==> flow/design.v <==
`timescale 1ns/10ps
module flex_counter
  #(
    parameter NUM_CNT_BITS = 4
    )
  (
   input wire 			   clk,
   input wire 			   n_rst,
   input wire 			   clear,
   input wire 			   count_enable,
   input wire [(NUM_CNT_BITS-1):0] rollover_val,
   output reg [(NUM_CNT_BITS-1):0] count_out,
   output reg 			   rollover_flag
   );
   reg [(NUM_CNT_BITS-1):0] temp_count_out;
   reg 			    temp_rollover_flag;
   always_ff @ (posedge clk, negedge n_rst)
     begin
	if (n_rst == 1'b0)  
	  begin
	     count_out <= '0;
	     rollover_flag <= 1'b0;
	  end
	else
	  begin
	     count_out <= temp_count_out;
	     rollover_flag <= temp_rollover_flag;
	  end
     end  
   always_comb				 
     begin
	temp_count_out = count_out;
	if (clear == 1'b1)
	  begin
	     temp_count_out = '0;
	  end
	else
	  begin
	     if (count_enable == 1'b1)
	       begin
		  temp_count_out = temp_count_out + 1'b1;
		  if (temp_count_out > rollover_val)
		    begin
		       temp_count_out = 1'b1;
		    end
	       end
	  end  
     end  
   always_comb				 
     begin
	temp_rollover_flag = rollover_flag;
	if (clear == 1'b1)
	  begin
	     temp_rollover_flag = 1'b0;
	  end
	else
	  begin
	     if (temp_count_out == rollover_val)
	       begin
		  temp_rollover_flag = 1'b1;
	       end
	     else
	       begin
		  temp_rollover_flag = 1'b0;
	       end
	  end  
     end  
endmodule  
module flex_pts_sr
  #(
    parameter NUM_BITS =4,
    parameter SHIFT_MSB = 1'b1
    )
   (
    input wire 		      clk, n_rst, shift_enable, load_enable,
    input wire [NUM_BITS-1:0] parallel_in,
    output reg 		      serial_out
    );
   reg [NUM_BITS-1:0] 	      parallel;
   reg [NUM_BITS-1:0] 	      parallel_nxt;
   reg 			      serial;
   reg 			      x;
   always_comb
     begin
	if(load_enable)
	  begin
	     parallel_nxt = parallel_in;
	     serial_out = parallel_nxt[NUM_BITS - 1];
	  end
	else
	  begin
	     if(shift_enable)
	       begin
		  if(SHIFT_MSB ==1 )begin
		     parallel_nxt = {parallel[NUM_BITS-2:0],1'b1};
		     serial_out = parallel[NUM_BITS-2];
		  end
		  else
		    begin
		       parallel_nxt= {1'b1,parallel[NUM_BITS-1:1]};
		       serial_out = parallel[0];
		    end
	       end
	     else
	       begin
		  parallel_nxt = parallel;
		  serial_out = 1;
	       end  
	  end
     end  
   always_ff @(posedge clk, negedge n_rst)
     begin
	if(n_rst == 0 )
	  begin
	     parallel <= '1;
	  end
	else
	  begin
	     parallel<= parallel_nxt;
	  end
     end  
   endmodule
`timescale 1ns/10ps
module flex_stp_sr
  #(
    parameter NUM_BITS = 4,
    parameter SHIFT_MSB = 1
    )
  (
   input wire clk,
   input wire n_rst,
   input wire shift_enable,
   input wire serial_in,
   output reg [(NUM_BITS-1):0] parallel_out
   );
   integer 		       i;
   always_ff @ (posedge clk, negedge n_rst)
     begin
	if (n_rst == 1'b0)
	  begin
	     for (i = 0; i < NUM_BITS; i = i + 1)
	       begin
		  parallel_out[i] <= 1;
	       end
	  end
	else
	  begin
             if (shift_enable == 1)
	       begin
		  if (SHIFT_MSB == 1)
		    begin
		       for (i = (NUM_BITS - 1); i > 0; i = i - 1)
			 begin
			    parallel_out[i] <= parallel_out[i - 1];
			 end
		       parallel_out[0] <= serial_in;
		    end
		  else
		    begin
		       for (i = 0; i < (NUM_BITS - 1); i = i + 1)
			 begin
			    parallel_out[i] <= parallel_out[i + 1];
			 end
		       parallel_out[NUM_BITS - 1] <= serial_in;
		    end
	       end  
	  end  
     end  
endmodule  
module tx_sr
  (
   input 	clk,
   input 	n_rst,
   input 	tx_enable,
   input 	load_enable,
   input [31:0] tx_data,
   output reg 	tx_out
   );
   flex_pts_sr #(32, 1) TX_SR
     (
      .clk(clk),
      .n_rst(n_rst),
      .shift_enable(tx_enable),
      .load_enable(load_enable),
      .parallel_in(tx_data),
      .serial_out(tx_out)
      );
endmodule  
module rx_sr
  (
   input 	     clk,
   input 	     n_rst,
   input 	     rx_enable,
   input wire 	     can_bus_data,
   output reg [31:0] rx_data
   );
   flex_stp_sr #(32, 1) RX_SR
     (
      .clk(clk),
      .n_rst(n_rst),
      .shift_enable(rx_enable),
      .serial_in(can_bus_data),
      .parallel_out(rx_data)
      );
endmodule  
module can_crc
  (
   input wire	     data,
   input wire	     crc_en,
   input wire	     clk,
   input wire 	     n_rst,
   output reg [14:0] crc_out
   );
   wire 	 crc_next;
   wire [14:0] 	 crc_temp;
   assign crc_temp = {crc_out[13:0],data};
   always_ff @ (posedge clk, negedge n_rst)
     begin
	if (n_rst == 1'b0)
	  begin
	     crc_out <= '0;
	  end
	else if (crc_en)
	  begin	 
	       crc_out <= crc_temp ^ 15'b0100010110011001;
	  end
     end  
endmodule  
`timescale 1ns / 10ps
module arbitration
  #(localparam [10:0] id = 11'b10101010000)
  (
   input wire clk,
   input wire n_rst,
   input wire rxd,
   input wire arbitration_start,
   output reg win,
   output reg loose 	     
   );
   reg 		     clear;
   wire     count_enable;
   reg 	[3:0]	     count_out;
   reg 		     rollover_flag;
   reg 		     tracking;
   assign count_enable = (arbitration_start && !tracking);
   flex_counter FLEX_COUNTER 
   (
    .clk(clk),
    .n_rst(n_rst),
    .clear(clear),
    .count_enable(count_enable),
    .rollover_val(4'b1010),
    .count_out(count_out),
    .rollover_flag(rollover_flag)
    );
   reg 		     winph;
   reg 		     looseph;
   reg 		     trackingph;
always_comb
  begin
     winph = win;
     looseph = loose;
     trackingph = tracking;
     clear = 0;
     if(arbitration_start)
       begin
     if(id[10-count_out] != rxd && tracking ==0)  
       begin
	  if(id[10-count_out] == 1) 
	    begin
	       trackingph = 1;
	       looseph = 1;
	       clear = 1;
	    end
	  else if(rxd == 1)
	    begin
	       trackingph = 1;
	       winph = 1;
	       clear = 1;
	    end
       end
     if(tracking ==1)
       begin
	  winph = 0;
	  looseph = 0;
	  clear = 1;
       end
       end  
     else
       begin
	  trackingph = 0;
       end  
  end
   always_ff @ (posedge clk, negedge n_rst)
     begin
	if(n_rst == 0)
	  begin
	     win <=0;
	     loose<=0;
	     tracking<=0;
	  end
	else
	  begin
	     win<=winph;
	     loose<=looseph;
	     tracking<=trackingph;
	  end  
     end  
endmodule  
`timescale 1ns / 10ps
module acceptance_filter
  (
   input wire 	clk,
   input wire 	n_rst,
   input wire 	enable,
   input wire 	rxd ,
   input [14:0] crc_calculated,
   output wire 	correct  
   );
   reg 		     clear;
   reg     count_enable;
   reg 	[3:0]	     count_out;
   reg 		     rollover_flag;
   reg 		     tracking;
   flex_counter FLEX_COUNTER 
   (
    .clk(clk),
    .n_rst(n_rst),
    .clear(clear),
    .count_enable(count_enable),
    .rollover_val(4'b1110),
    .count_out(count_out),
    .rollover_flag(rollover_flag)
    );
   reg 		     correctph;
   reg 		     trackingph;
   reg 		     correct1;
   assign correct = (count_out == 14 && correct1);
always_comb
  begin
     trackingph = tracking;
     correctph = 1;
     clear = 0;
     count_enable = 1;
     if(tracking) 
       correctph = 0;
     if(enable && tracking==0)  
       begin
	  clear = 0;
	  correctph = 1;
	  if(crc_calculated[14-count_out] !=rxd)
	    begin
	       correctph = 0;
	       trackingph =1;	       
	    end
       end
     if(!enable)
       begin
	  trackingph = 0;
	  count_enable = 0;
	  clear = 1;
       end
  end  
   always_ff @ (posedge clk, negedge n_rst)
     begin
	if(n_rst == 0)
	  begin
	     tracking<=0;
	     correct1<= 0;
	  end
	else
	  begin
	     correct1 <= correctph;
	     tracking<=trackingph;
	  end  
     end  
endmodule  
`timescale 1ns / 10ps
module can_register
  (
   input wire 	     clk,
   input wire 	     n_rst,
   input wire [31:0] command,
   input wire 	     rxd,
   output reg 	     txd, 
   output reg 	     write_fifo,
   output reg 	     read_fifo,
   output reg [31:0] send_data
   );
   typedef enum      bit [2:0] {SOF, ARBITRATION, CONTROL, DATA, CRC, ACK, EOF} stateType;
   stateType state;
   stateType next_state;
   reg [31:0] 	     rx_data;
   reg 		     rx_enable;
   reg 		     win_lose;
   reg 		     arbitration_start;
   reg 		     crc_enable;
   reg [14:0] 	     crc;
   reg 		     af_enable;
   reg 		     correct;
   reg 		     load_enable;
   reg [31:0] 	     send_data_to_tx;
    reg 		     tx_enable;
   reg [5:0] 	     num_bits;
   reg 		     clear;
   reg 		     count_enable;
   reg [5:0] 	     count_out;
   reg 		     rollover_flag;
   reg [5:0] 	     rollover_val;
 reg [31:0] send_dataph;
   reg [31:0] 	     temp_rx_data;
   wire 		     store_data;
   assign store_data = (state == CRC && count_out == 0);
   always_ff @ (negedge clk)
     begin
	if (n_rst == 1'b0)
	  begin
	     temp_rx_data <= '0;
	  end
	else
	  begin
	     if( store_data)
	       temp_rx_data   <=rx_data;
	  end  
     end  
   reg 	WRITE_CANph;
   reg 	WRITE_CAN;
   acceptance_filter ACCEPT
     (
      .clk(clk),
      .n_rst(n_rst),
      .rxd(rxd),
      .crc_calculated(crc),
      .correct(correct),
      .enable(af_enable)
      );
   wire data_for_crc;
   assign data_for_crc = (WRITE_CAN)? txd : rxd;
   can_crc CRC_module
     (
      .data(data_for_crc),
      .crc_en(crc_enable),
      .clk(clk),
      .n_rst(n_rst),
      .crc_out(crc)
      );
   flex_counter #(6) FLEX_COUNTER
   (
    .clk(clk),
    .n_rst(n_rst),
    .clear(clear),
    .count_enable(count_enable),
    .rollover_val(rollover_val),
    .count_out(count_out),
    .rollover_flag(rollover_flag)
    );
   tx_sr TX_SR
     (
      .clk(clk),
      .n_rst(n_rst),
      .tx_enable(tx_enable),
      .load_enable(load_enable),
      .tx_data(send_data_to_tx),
      .tx_out(txd)
      );
   rx_sr RX_SR
     (
      .clk(clk),
      .n_rst(n_rst),
      .rx_enable(rx_enable),
      .can_bus_data(rxd),
      .rx_data(rx_data)
      );
   arbitration ARBITRATION_module
     (
      .clk(clk),
      .n_rst(n_rst),
      .rxd(rxd),
      .arbitration_start(arbitration_start),
      .win(win),
      .loose(loose)
      );
   wire [31:0]	data_stored_commandph;
   reg 	[31:0]data_stored_command;
   reg 	      sync1; 
   reg 	      sync2;
   reg 	      sync;
   wire       sync_final;
   assign sync_final = (sync1 || sync2);
   assign data_stored_commandph = (sync2) ? command : data_stored_command;
   always_ff @ (posedge clk, negedge n_rst)
     begin
	if (n_rst == 1'b0)
	  begin
	     sync1 <= 0;
	     sync2<=0;
	     state <= SOF;
		send_data <= '0;
	     WRITE_CAN<= 1;
	  end
	else
	  begin
	     sync1<= sync;
	     sync2<= sync1;
	     send_data<= send_dataph;
	     WRITE_CAN<= WRITE_CANph;
	     state <= next_state;
	  end
     end  
   always_ff @( negedge clk)
     begin
	if(n_rst == 1'b0)
	  data_stored_command<= '1;
	else
	  data_stored_command<= data_stored_commandph;
       end
   always_comb
     begin
	next_state = state;
	case(state)
	  SOF:
	    begin
		 next_state = ARBITRATION;
	    end
	  ARBITRATION:
	    begin
	       if (count_out == 10)
		 next_state = CONTROL;
	       else
		 next_state = ARBITRATION;
	    end
	  CONTROL:
	    begin
	       if (count_out == 7)
		 next_state = DATA;
	       else
		 next_state = CONTROL;
	    end
	  DATA:
	    begin
	       if (count_out == 31)
		 next_state = CRC;
	       else
		 next_state = DATA;   
	    end
	  CRC:
	    begin
	       if (count_out == 14)
		 next_state = ACK;
	       else
		 next_state = CRC;
	    end
	  ACK:
	    begin
		 next_state = EOF;
	    end
	  EOF:
	    begin
		 next_state = SOF;
	    end
	endcase  
     end  
   always_comb
     begin
	load_enable = 1'b0;
	send_data_to_tx = '0;
	arbitration_start = 1'b0;
	clear = 1'b0;
	count_enable = 1'b0;
	rollover_val = '0;
	tx_enable = 1'b1;
	rx_enable = 1'b1;
	crc_enable = 1'b0;
	read_fifo = 1'b0;
	write_fifo = 1'b0;
	af_enable = 1'b0;
	WRITE_CANph = WRITE_CAN;
	sync = 0;
	send_dataph = send_data;
	case(state)
	  SOF:
	    begin
	       count_enable = 1'b1;
	       rollover_val = 1;
	       if (count_out == 0)
		 begin
		    load_enable = 1'b1;
		    tx_enable = 1'b1;
		    rx_enable = 1'b1;
		    count_enable = 1'b0;
		    clear = 1'b1;
		 end
	    end  
	  ARBITRATION:
	    begin
	       count_enable = 1'b1;
	       rollover_val = 10;
	       tx_enable = 1;
	       rx_enable = 1;
	       arbitration_start = 1'b1;
	       if (count_out == 0)
		 begin
		    load_enable = 1'b1;
		    tx_enable = 1'b1;
		    rx_enable = 1'b1;
		    send_data_to_tx = { 31'b0101010000000000000000000000000};
		 end
	       else if (count_out != 10)
		   begin
		      if (win)
			begin
			   count_enable = 1'b1;
			   clear = 1'b0;
			   read_fifo = 1'b1;
			   WRITE_CANph = 1;
			   sync = 1;
			end
		      else if (loose)
			begin
			   count_enable = 1'b1;
			   clear = 1'b0;
			   WRITE_CANph = 0;			   
			end
		      else
			begin
			   tx_enable = 1'b1;
			   rx_enable = 1'b1;
			   clear = 1'b0;
			end
		   end
		 else
		   begin
		      count_enable = 1'b0;
		      clear = 1'b1;
		   end
	    end  
	  CONTROL:
	    begin
		send_dataph = '0;	
	       count_enable = 1'b1;
	       rollover_val = 7;
	       if (count_out == 0)
		 begin
		    load_enable = 1'b1;
		    tx_enable = 1'b1;
		    rx_enable = 1'b1;
		    send_data_to_tx = { 31'b00100000000000000000000000000000};
		 end
	       else
		 begin
		    if (count_out != 7)
		      begin
			 tx_enable = 1'b1;
			 rx_enable = 1'b1;
			 send_data_to_tx = {31'b00100000000000000000000000000000};
		      end
		    else
		      begin
			 read_fifo = 1'b0;
			 count_enable = 1'b0;
			 clear = 1'b1;
		      end
		 end  
	    end  
	  DATA:
	    begin	  
	       count_enable = 1'b1;
	       rollover_val = 31;
	       crc_enable = 1'b1;
	        if (count_out == 0)
		 begin
		    load_enable = 1'b1;
		    tx_enable = 1'b1;
		    rx_enable = 1'b1;
		    send_data_to_tx = data_stored_command;
		 end
	       else
		 begin
		    if (count_out != 31)
		      begin
			 tx_enable = 1'b1;
			 rx_enable = 1'b1;
		      end
		    else
		      begin
			 count_enable = 1'b0;
			 clear = 1'b1;
		      end
		 end  
	    end  
	  CRC:
	    begin
	       count_enable = 1'b1;
	       rollover_val = 14;
	       send_data_to_tx = crc<<17;
	       if(count_out >= 1)
		  af_enable = 1'b1;
	       if (count_out == 0)
		 begin
		    load_enable = 1'b1;
		    tx_enable = 1'b1;
		    rx_enable = 1'b1;
		 end
	       else
		 begin
		    if (count_out != 14)
		      begin
			 tx_enable = 1'b1;
			 rx_enable = 1'b1;
		      end
		    else
		      begin
			 tx_enable = 1;
			 count_enable = 1'b0;
			 clear = 1'b1;
		      end  
		 end  
	    end  
	  ACK:
	    begin
	       af_enable = 1'b0;
	       count_enable = 1'b1;
	       rollover_val = 1;
	       if (count_out == 0)
		 begin
		    load_enable = 1'b1;
		    tx_enable = 1'b1;
		    rx_enable = 1'b1;
		    count_enable = 1'b0;
		    clear = 1'b1;
		    if (correct == 1'b1)
		      begin
			 send_data_to_tx = 8'h00000000;
			 send_dataph = temp_rx_data;
			 write_fifo = 1'b1;
		      end
		    else
		      send_data_to_tx = 8'h00;
		 end
	    end  
	  EOF:
	    begin
	       count_enable = 1'b1;
	       rollover_val = 1;
	       if (count_out == 0)
		 begin
		    load_enable = 1'b1;
		    tx_enable = 1'b1;
		    rx_enable = 1'b1;
		    send_data_to_tx = '0;
		    count_enable = 1'b0;
		    clear = 1'b1;
		 end
	    end  
	endcase  
     end  
endmodule  
module Sensor_FIFO_storage
(
	input wire write_clk,
	input wire read_clk,
	input wire n_rst,
	input wire write_command,
	input wire read_command,
	input wire [31:0] write_data,
	output reg fifo_full,
	output reg fifo_empty,
	output reg [31:0] read_data
);
reg write_enable;
reg read_enable;
reg [3:0] write_pointer;
reg [3:0] read_pointer;
logic FIFO_write;
reg read_clear, read_corner_clear;
reg write_clear, write_corner_clear;
reg [7:0][31:0] data;
flex_counter #(4) READ_COUNTER (.clk(read_clk), .n_rst(n_rst), .count_enable(read_enable), .rollover_val(4'd8), .count_out(read_pointer), .clear(read_clear | read_corner_clear));
flex_counter #(4) WRITE_COUNTER (.clk(write_clk), .n_rst(n_rst), .count_enable(write_enable), .rollover_val(4'd8), .count_out(write_pointer), .clear(write_clear | write_corner_clear));
always_comb begin
	write_enable = 0;
	if(write_command) begin
		if(!fifo_full | (fifo_full && ((write_pointer + 1) == read_pointer)))		 
			write_enable = 1;
		else
			write_enable = 0;
	end
end
always_comb begin
	read_enable = 0;
	if(read_command) begin
		if(!fifo_empty)
			read_enable = 1;
		else
			read_enable = 0;
	end
end
always_ff @(posedge write_clk) begin
	if(n_rst == 0) begin
		data[0] <= 32'h0;		 
		data[1] <= 32'h0;
		data[2] <= 32'h0;
		data[3] <= 32'h0;
		data[4] <= 32'h0;
		data[5] <= 32'h0;
		data[6] <= 32'h0;
		data[7] <= 32'h0;
	end
	else begin
		if(FIFO_write && !write_pointer[3])	 
			data[write_pointer[2:0]] <= write_data;
	end
end
always_comb begin
	fifo_empty = 0;
	read_corner_clear = 0;
	write_corner_clear = 0;
	if((read_pointer == write_pointer)) begin
		fifo_empty = 1;
		if(read_pointer != 0) begin
			read_corner_clear = 1;
			write_corner_clear = 1;
		end
	end
end
always_comb begin
	fifo_full = 0;
	if((write_pointer == 4'd8 && read_pointer == 0) || ((write_pointer + 1) == read_pointer))
		fifo_full = 1;
end
assign FIFO_write = !fifo_full;
always_comb begin
	read_clear = 0;
	write_clear = 0;
	if(write_pointer == 4'd8 && read_pointer != 4'd0)	 
		write_clear = 1;
	if(read_pointer == 4'd8)
		read_clear = 1;
end
always_comb begin
	if(fifo_empty || read_pointer[3])	 
		read_data = 0;
	else
		read_data = data[read_pointer[2:0]];
end
endmodule 
module Command_FIFO_storage
(
	input wire write_clk,
	input wire read_clk,
	input wire n_rst,
	input wire write_command,
	input wire read_command,
	input wire [31:0] write_data,
	output reg fifo_full,
	output reg fifo_empty,
	output reg [31:0] read_data
);
reg write_enable;
reg read_enable;
reg [3:0] write_pointer;
reg [3:0] read_pointer;
logic FIFO_write;
reg read_clear, read_corner_clear;
reg write_clear, write_corner_clear;
reg [7:0][31:0] data;
flex_counter #(4) READ_COUNTER (.clk(read_clk), .n_rst(n_rst), .count_enable(read_enable), .rollover_val(4'd8), .count_out(read_pointer), .clear(read_clear | read_corner_clear));
flex_counter #(4) WRITE_COUNTER (.clk(write_clk), .n_rst(n_rst), .count_enable(write_enable), .rollover_val(4'd8), .count_out(write_pointer), .clear(write_clear | write_corner_clear));
always_comb begin
	write_enable = 0;
	if(write_command) begin
		if(!fifo_full | (fifo_full && ((write_pointer + 1) == read_pointer)))	 
			write_enable = 1;
		else
			write_enable = 0;
	end
end
always_comb begin
	read_enable = 0;
	if(read_command) begin
		if(!fifo_empty)
			read_enable = 1;
		else
			read_enable = 0;
	end
end
always_ff @(posedge write_clk) begin
	if(n_rst == 0) begin		 
		data[0] <= 32'h0;
		data[1] <= 32'h0;
		data[2] <= 32'h0;
		data[3] <= 32'h0;
		data[4] <= 32'h0;
		data[5] <= 32'h0;
		data[6] <= 32'h0;
		data[7] <= 32'h0;
	end
	else begin	
		if(FIFO_write && !write_pointer[3])	 
			data[write_pointer[2:0]] <= write_data;
	end
end
always_comb begin
	fifo_empty = 0;
	read_corner_clear = 0;
	write_corner_clear = 0;
	if((read_pointer == write_pointer)) begin
		fifo_empty = 1;
		if(read_pointer != 0) begin
			read_corner_clear = 1;
			write_corner_clear = 1;
		end
	end
end
always_comb begin
	fifo_full = 0;
	if((write_pointer == 4'd8 && read_pointer == 0) || ((write_pointer + 1) == read_pointer))
		fifo_full = 1;
end
assign FIFO_write = !fifo_full;
always_comb begin
	read_clear = 0;
	write_clear = 0;
	if(write_pointer == 4'd8 && read_pointer != 4'd0)	 
		write_clear = 1;
	if(read_pointer == 4'd8)
		read_clear = 1;
end
always_comb begin
	if(fifo_empty || read_pointer[3])	 
		read_data = 0;
	else
		read_data = data[read_pointer[2:0]];
end
endmodule 
module Control_Unit
(
	input clk, n_rst,
	input logic [15:0] command_data, address,
	input logic renable, wenable,
	input logic [2:0] data_size, burst_size,
	output logic [31:0] sensor_data,
	output logic slave_wait,
	input logic sensor_fifo_full, sensor_fifo_empty,
	output logic sensor_read, sensor_write,
	input logic command_fifo_full, command_fifo_empty,
	output logic command_read, command_write,
	input logic [31:0] command_rdata, sensor_rdata,
	output logic [31:0] command_wdata, sensor_wdata,
	input logic [31:0] rx_data,
	input logic read_fifo,
	input logic write_fifo,
	output logic [31:0] tx_data
);
localparam CAN_BUS_READY = 1'b1;
localparam CAN_BUS_BUSY = 1'b0;
typedef enum bit [3:0] {IDLE, CHECK_SENSOR_FIFO, CHECK_COMMAND_FIFO, READ_SENSOR, WRITE_SENSOR, READ_COMMAND, WRITE_COMMAND, NO_SENSOR_DATA, NO_COMMAND_DATA, COMMAND_FULL, WAIT_STATE} stateType;
stateType state, next_state, current, next;
always_ff @ (posedge clk, negedge n_rst) begin
	if(n_rst == 1'b0) begin
		state <= IDLE;
		current <= IDLE;
	end
	else begin
		current <= next;
		state <= next_state;
	end
end
always_comb begin
	tx_data = 32'hFFFFFFFF;
	command_read = 0;
	command_write = 0;
	sensor_read = 0;
	sensor_write = 0;
	sensor_data = 32'h0;
	slave_wait = 1;
	command_wdata = 32'h0;
	sensor_wdata = 32'h0;
	next_state = state;
	next = current;
	case(state) 
		IDLE: begin
			if(write_fifo)
				next_state = WRITE_SENSOR;
			else if(read_fifo)
				next_state = CHECK_COMMAND_FIFO;
			else begin
				next_state = IDLE;
				slave_wait = 1;
			end
		end
		CHECK_COMMAND_FIFO: begin
			slave_wait = 0;
			if(command_fifo_empty)
				next_state = NO_COMMAND_DATA;
			else
				next_state = READ_COMMAND;
		end
		NO_COMMAND_DATA: begin
			next_state = IDLE;
			command_read = 0;
			slave_wait = 0;
		end
		READ_COMMAND: begin
			command_read = 1;
			tx_data = command_rdata;
			next_state = WAIT_STATE;
		end
		WRITE_SENSOR: begin
			sensor_write = 1;
			sensor_wdata = rx_data;
			next_state = WAIT_STATE;
		end
		WAIT_STATE: begin
			if(!read_fifo)
				next_state = IDLE;
			else
				next_state = WAIT_STATE;
			slave_wait = 0;
		end
	endcase
	case(current)
		IDLE: begin
			slave_wait = 0;
			if(wenable)
				next = CHECK_COMMAND_FIFO;
			else if(renable)
				next = CHECK_SENSOR_FIFO;
			else
				next = IDLE;
		end
		CHECK_COMMAND_FIFO: begin
			if(command_fifo_full) begin
				slave_wait = 1;
				next = COMMAND_FULL;
			end
			else
				next = WRITE_COMMAND;
		end
		CHECK_SENSOR_FIFO: begin
			if(sensor_fifo_empty) begin
				slave_wait = 1;
				next = NO_SENSOR_DATA;
			end
			else 
				next = READ_SENSOR;
		end
		COMMAND_FULL: begin
			command_write = 0;
			slave_wait = 1;
			if(renable)
				next = CHECK_SENSOR_FIFO;
			else
				next = IDLE;
		end
		WRITE_COMMAND: begin
			command_write = 1;
			command_wdata = {address, command_data};
			if(renable)
				next = CHECK_SENSOR_FIFO;
			else
				next = IDLE;
			slave_wait = 1;
		end
		NO_SENSOR_DATA: begin
			sensor_read = 0;
			slave_wait = 1;
			if(wenable)
				next = CHECK_COMMAND_FIFO;
			else
				next = IDLE;
		end
		READ_SENSOR: begin
			sensor_read = 1;
			slave_wait = 1;
			sensor_data = sensor_rdata;
			if(wenable)
				next = CHECK_COMMAND_FIFO;
			else
				next = IDLE;
		end	
	endcase
end
endmodule 
module AHB_Slave
#(
	parameter BASE_ADDRESS = 32'h0,
	parameter NUMBER_OF_ADDRESSES = 32		 
)
(
	input logic HCLK, HRESETn, HWRITE, HSEL,
	input logic [31:0] HADDR, HWDATA,
	input logic [1:0] HTRANS,
	input logic [2:0] HBURST, HSIZE,
	output logic [31:0] HRDATA,
	output logic HRESP, HREADYOUT,
	input logic [31:0] sensor_data,
	input logic slave_wait,
	output logic [15:0] command_data, address,
	output logic renable, wenable,
	output logic [2:0] data_size, burst_size
);
localparam ADDRESS_MAX = BASE_ADDRESS + NUMBER_OF_ADDRESSES - 1;
localparam IDLE_TRANS = 2'b00;		 
localparam BUSY_TRANS = 2'b01;		 
localparam NONSEQ_TRANS = 2'b10;	 
localparam SEQ_TRANS = 2'b11;		 
localparam SINGLE_BURST = 3'b000;
localparam INCR_BURST = 3'b001;
localparam WRAP4_BURST = 3'b010;
localparam INCR4_BURST = 3'b011;
localparam WRAP8_BURST = 3'b100;
localparam INCR8_BURST = 3'b101;
localparam WRAP16_BURST = 3'b110;
localparam INCR16_BURST = 3'b111;
localparam SLAVE_OKAY = 1'b0;
localparam SLAVE_ERROR = 1'b1;
localparam SLAVE_READY = 1'b1;
localparam SLAVE_NOTREADY = 1'b0;
typedef enum bit [2:0] {IDLE, READ, WRITE, FIRST_ERROR, SECOND_ERROR} stateType;
stateType state, next_state;
logic [4:0] burst_counter;  
always_ff @ (posedge HCLK, negedge HRESETn) begin
	if(HRESETn == 0) begin
		state <= IDLE;
		burst_counter <= 0;
	end
	else begin
		state <= next_state;
		if(HTRANS == NONSEQ_TRANS)	 
			burst_counter <= 1;
		else if(HTRANS == SEQ_TRANS)
			burst_counter <= burst_counter + 1;
		else
			burst_counter <= burst_counter;
	end
end
always_comb begin
	next_state = state;
	case(state)
		IDLE: begin		 
			if(HSEL) begin
				if((HADDR[14:0] > ADDRESS_MAX) || (HTRANS != NONSEQ_TRANS))
					next_state = FIRST_ERROR;
				else if(HWRITE)
					next_state = WRITE;
				else 
					next_state = READ;
			end
			else
				next_state = IDLE;
		end
		READ: begin
			if(HTRANS == BUSY_TRANS)		 
				next_state = READ;
			else if(HSEL) begin
				if(HADDR[14:0] > ADDRESS_MAX)
					next_state = FIRST_ERROR;
				else if(HSEL && HWRITE && HTRANS == NONSEQ_TRANS)
					next_state = WRITE;
				else if(HSEL && ~HWRITE)
					next_state = READ;
				else
					next_state = FIRST_ERROR;
			end
			else
				next_state = IDLE;
		end
		WRITE: begin			 
			if(HTRANS == BUSY_TRANS)
				next_state = WRITE;
			else if(HSEL) begin
				if(HADDR[14:0] > ADDRESS_MAX)
					next_state = FIRST_ERROR;
				else if(HSEL && ~HWRITE && HTRANS == NONSEQ_TRANS)
					next_state = READ;
				else if(HSEL && HWRITE)
					next_state = WRITE;
				else
					next_state = FIRST_ERROR;
			end
			else
				next_state = IDLE;
		end
		FIRST_ERROR: begin			 
			next_state = SECOND_ERROR;
		end
		SECOND_ERROR: begin
			next_state = IDLE;
		end
	endcase
end
assign HRESP = ((state == FIRST_ERROR) || (state == SECOND_ERROR))? SLAVE_ERROR : SLAVE_OKAY;
assign HRDATA = sensor_data;
assign command_data = HWDATA[15:0];
assign HREADYOUT = ((state == FIRST_ERROR)? 1'b0 : ((state == SECOND_ERROR)? 1'b0 : ~slave_wait));
assign address = {HADDR[31], HADDR[14:0]};
assign burst_size = HBURST;
assign data_size = HSIZE;
assign renable = (state == READ && HTRANS != BUSY_TRANS);
assign wenable = (state == WRITE && HTRANS != BUSY_TRANS);
endmodule 
module AHB2CAN_top
(
	input logic HCLK, HRESETn, HWRITE, HSEL,
	input logic [31:0] HADDR, HWDATA,
	input logic [1:0] HTRANS,
	input logic [2:0] HBURST, HSIZE,
	output logic [31:0] HRDATA,
	output logic HRESP, HREADYOUT,
	input logic rx_data,
	output logic tx_data
);
reg [31:0] sensor_data;
reg [15:0] address, command_data;
reg slave_wait, renable, wenable;
reg [2:0] data_size, burst_size;
reg sensor_fifo_full, sensor_fifo_empty, sensor_read, sensor_write, command_fifo_full, command_fifo_empty, command_read, command_write;
reg [31:0] command_rdata, sensor_rdata, command_wdata, sensor_wdata;
reg read_fifo, write_fifo;
reg [31:0] CAN_rx_data, CAN_tx_data;
AHB_Slave AHBS (.HCLK(HCLK), 
		.HRESETn(HRESETn), 
		.HWRITE(HWRITE),
		.HSEL(HSEL),
		.HADDR(HADDR),
		.HWDATA(HWDATA),
		.HTRANS(HTRANS),
		.HBURST(HBURST),
		.HSIZE(HSIZE),
		.HRDATA(HRDATA),
		.HRESP(HRESP),
		.HREADYOUT(HREADYOUT),
		.sensor_data(sensor_data),
		.address(address),
		.command_data(command_data),
		.slave_wait(slave_wait),
		.renable(renable),
		.wenable(wenable),
		.data_size(data_size),
		.burst_size(burst_size)
);
Control_Unit CU(.clk(HCLK),
		.n_rst(HRESETn),
		.command_data(command_data),
		.address(address),
		.renable(renable),
		.wenable(wenable),
		.data_size(data_size),
		.burst_size(burst_size),
		.sensor_data(sensor_data),
		.slave_wait(slave_wait),
		.sensor_fifo_full(sensor_fifo_full),
		.sensor_fifo_empty(sensor_fifo_empty),
		.command_fifo_full(command_fifo_full),
		.command_fifo_empty(command_fifo_empty),
		.sensor_read(sensor_read),
		.sensor_write(sensor_write),
		.command_read(command_read),
		.command_write(command_write),
		.command_rdata(command_rdata),
		.command_wdata(command_wdata),
		.sensor_rdata(sensor_rdata),
		.sensor_wdata(sensor_wdata),
		.rx_data(CAN_rx_data),
		.read_fifo(read_fifo),
		.write_fifo(write_fifo),
		.tx_data(CAN_tx_data)
);
Sensor_FIFO_storage SFIFO      (.write_clk(HCLK),
				.read_clk(HCLK),
				.n_rst(HRESETn),
				.write_command(sensor_write),
				.read_command(sensor_read),
				.write_data(sensor_wdata),
				.fifo_full(sensor_fifo_full),
				.fifo_empty(sensor_fifo_empty),
				.read_data(sensor_rdata)
);
Command_FIFO_storage CFIFO     (.write_clk(HCLK),
				.read_clk(HCLK),
				.n_rst(HRESETn),
				.write_command(command_write),
				.read_command(command_read),
				.write_data(command_wdata),
				.fifo_full(command_fifo_full),
				.fifo_empty(command_fifo_empty),
				.read_data(command_rdata)
);
can_register CANbus    (.clk(HCLK),
			.n_rst(HRESETn),
			.command(CAN_tx_data),
			.rxd(rx_data),
			.txd(tx_data),
			.write_fifo(write_fifo),
			.read_fifo(read_fifo),
			.send_data(CAN_rx_data)
);
endmodule 		 
Step by step through the tools: AHB2CAN_top
What the tools print for AHB2CAN_top, step after step.
Line numbers count from 1 in the design file above.
Cell names lack the library's common part.
{"block": "inputs", "top_module": "AHB2CAN_top", "clock_port": "HCLK", "lib": "sky130hd", "pvt_corner": "tt_025C_1v80"}

Elaborated design
Counts by Yosys on the flattened word-level netlist (proc, flatten, opt, wreduce; memories kept). Register bits leave out memories and registers merged into their read ports (data or address). Print and check cells are left out.
{"block": "word_totals", "regBits": 738, "in_bits": 77, "wordCells": 381}
{"block": "op_classes", "n_addsub": 13, "n_cmp": 9, "equal": 52, "shifts": 8, "muxes": 156, "bitwise": 18, "n_reduce_logical": 67}
{"block": "ops", "operator": "AND 256 bit", "count": 2}
{"block": "ops", "operator": "bitwise OR 256 bit", "count": 2}
{"block": "ops", "operator": "indexed select 256 x 9 -> 32 bit", "count": 2}
{"block": "ops", "operator": "inverter 256 bit", "count": 2}
{"block": "ops", "operator": "variable shift 32 x 33 -> 256 bit", "count": 2}
{"block": "ops", "operator": "variable shift 32 x 33 -> 256 bit with constant A", "count": 2}
{"block": "ops", "operator": "2-to-1 mux 32 bit", "count": 10}
{"block": "ops", "operator": "parallel mux 32 bit (select 4 bit)", "count": 1}
{"block": "ops", "operator": "2-to-1 mux 4 bit", "count": 23}
{"block": "ops", "operator": "2-to-1 mux 1 bit", "count": 90}
{"block": "ops", "operator": "negation 8 -> 33 bit", "count": 2}
{"block": "ops", "operator": "== test 32 x 4 -> 1 bit", "count": 2}
{"block": "ops", "operator": "parallel mux 32 bit (select 2 bit)", "count": 1}
{"block": "ops", "operator": "2-to-1 mux 30 bit", "count": 2}
{"block": "ops", "operator": "parallel mux 4 bit (select 5 bit)", "count": 2}
{"block": "ops", "operator": "2-to-1 mux 3 bit", "count": 12}
{"block": "ops", "operator": "== test 4 bit with constant B", "count": 8}
{"block": "ops", "operator": "2-to-1 mux 31 bit", "count": 1}
{"block": "ops", "operator": "parallel mux 5 bit (select 5 bit)", "count": 1}
{"block": "ops", "operator": "adder 4 x 1 -> 4 bit with constant B", "count": 6}
{"block": "ops", "operator": "greater-than comparator 4 bit with constant B", "count": 6}
{"block": "ops", "operator": "nonzero test 2 bit", "count": 11}
{"block": "ops", "operator": "parallel mux 3 bit (select 7 bit)", "count": 1}
{"block": "ops", "operator": "logical AND 1 bit", "count": 19}
{"block": "ops", "operator": "2-to-1 mux 6 bit", "count": 3}
{"block": "ops", "operator": "== test 4 x 3 -> 1 bit with constant B", "count": 4}
{"block": "ops", "operator": "zero test 4 bit", "count": 4}
{"block": "ops", "operator": "greater-than comparator 15 x 5 -> 1 bit with constant B", "count": 1}
Other operator kinds: 46; their cells: 101.

Longest topological paths
Depth = most cells in a row (Yosys ltp): at word level without a register or memory, in the mapped netlist without a sequential cell, where the memories' decode and read muxes count.
{"block": "depth", "word_depth": 10, "abc_area": 1, "depth_mapped": 19, "ltp_nobuf": 14}

Netlist
The flow's flattened synthesis, as Yosys stat reports it; memories are mapped. The netlist is that of the ABC_AREA named above (0 if unset); the other value can give another one.
The area totals of this step are shown rounded.
{"block": "by_type", "type": "dfxtp_1", "count": 576, "area_total_um2": 1.15E+04}
{"block": "by_type", "type": "nand2_1", "count": 1835, "area_total_um2": 6.89E+03}
{"block": "by_type", "type": "a21oi_1", "count": 890, "area_total_um2": 4.45E+03}
{"block": "by_type", "type": "nor2_1", "count": 939, "area_total_um2": 3524.63}
{"block": "by_type", "type": "dfrtp_1", "count": 105, "area_total_um2": 2627.52}
{"block": "by_type", "type": "nand3_1", "count": 460, "area_total_um2": 2.3E+03}
{"block": "by_type", "type": "o21ai_0", "count": 371, "area_total_um2": 1.86E+03}
{"block": "by_type", "type": "dfstp_2", "count": 68, "area_total_um2": 1.79E+03}
{"block": "by_type", "type": "inv_1", "count": 417, "area_total_um2": 1.57E+03}
{"block": "by_type", "type": "clkbuf_1", "count": 358, "area_total_um2": 1.34E+03}
{"block": "by_type", "type": "nand4_1", "count": 79, "area_total_um2": 494.224}
{"block": "by_type", "type": "buf_2", "count": 97, "area_total_um2": 485.466}
{"block": "by_type", "type": "ha_1", "count": 33, "area_total_um2": 412.896}
{"block": "by_type", "type": "nor4_1", "count": 64, "area_total_um2": 400.384}
{"block": "by_type", "type": "buf_4", "count": 44, "area_total_um2": 330.317}
{"block": "by_type", "type": "a32o_1", "count": 32, "area_total_um2": 320.307}
{"block": "by_type", "type": "a21boi_0", "count": 35, "area_total_um2": 262.752}
{"block": "by_type", "type": "o31ai_1", "count": 35, "area_total_um2": 262.752}
Not listed: further types 31, cells in them 291.
{"block": "synth_totals", "stdcells": 6729, "synth_area_mm2": 0.0426, "seq_area_mm2": 0.0159, "flip_flops": 749, "buf_cells": 565}

Add stored flow runs of AHB2CAN_top

Design AHB2CAN_top on sky130hd. What follows are 2 stored runs of the flow, each under its own settings; their order means nothing. The constraints put input and output delay at 20% of the set period each and load the outputs with 0.01 pF.

Flow run A
==> flow/run.sh <==
#!/bin/bash
# the make line also repeats the synthesis and layout settings of config.mk as NAME=value (left out here)
make -C /OpenROAD-flow-scripts/flow DESIGN_CONFIG=/design/flow/config.mk WORK_HOME=/design/flow/orfs CLKGATE_MAP_FILE= finish
==> flow/config.mk <==
export PLATFORM = sky130hd
export DESIGN_NAME = AHB2CAN_top
export DESIGN_NICKNAME = AHB2CAN_top
export VERILOG_FILES = /design/flow/design.v
export SDC_FILE = /design/flow/constraint.sdc
export NUM_CORES = 4
export LEC_CHECK = 0
export ABC_AREA = 1
export CAP_MARGIN = 5
export CELL_PAD_IN_SITES_DETAIL_PLACEMENT = 2
export CELL_PAD_IN_SITES_GLOBAL_PLACEMENT = 0
export CORE_ASPECT_RATIO = 0.62
export CORE_MARGIN = 9
export CORE_UTILIZATION = 66
export CTS_CLUSTER_SIZE = 71
export MAX_ROUTING_LAYER = met4
export MIN_ROUTING_LAYER = met2
export PLACE_DENSITY_LB_ADDON = 0.14
export SLEW_MARGIN = 20
export TNS_END_PERCENT = 45
==> flow/constraint.sdc <==
create_clock -name core_clock -period 7.18 [get_ports {HCLK}]
set_input_delay 1.4360 -clock core_clock [delete_from_list [all_inputs] [get_ports {HCLK}]]
set_output_delay 1.4360 -clock core_clock [all_outputs]
set_load 0.01 [all_outputs]

==> results of flow run A, as JSON <==
{
  "outcome": "did not finish, placement stopped with DPL-0033"
}

Flow run B
==> flow/run.sh <==
#!/bin/bash
# the make line also repeats the synthesis and layout settings of config.mk as NAME=value (left out here)
make -C /OpenROAD-flow-scripts/flow DESIGN_CONFIG=/design/flow/config.mk WORK_HOME=/design/flow/orfs CLKGATE_MAP_FILE= finish
==> flow/config.mk <==
export PLATFORM = sky130hd
export DESIGN_NAME = AHB2CAN_top
export DESIGN_NICKNAME = AHB2CAN_top
export VERILOG_FILES = /design/flow/design.v
export SDC_FILE = /design/flow/constraint.sdc
export NUM_CORES = 4
export LEC_CHECK = 0
export ABC_AREA = 1
export CAP_MARGIN = 20
export CELL_PAD_IN_SITES_GLOBAL_PLACEMENT = 3
export CORE_ASPECT_RATIO = 0.95
export CORE_MARGIN = 9
export CORE_UTILIZATION = 40
export CTS_CLUSTER_SIZE = 65
export GPL_TIMING_DRIVEN = 1
export MIN_ROUTING_LAYER = met1
export SLEW_MARGIN = 5
export TNS_END_PERCENT = 50
==> flow/constraint.sdc <==
create_clock -name core_clock -period 10.0 [get_ports {HCLK}]
set_input_delay 2.0000 -clock core_clock [delete_from_list [all_inputs] [get_ports {HCLK}]]
set_output_delay 2.0000 -clock core_clock [all_outputs]
set_load 0.01 [all_outputs]

==> results of flow run B, as JSON <==
{
  "outcome": "did not finish, placement stopped with GPL-0301"
}
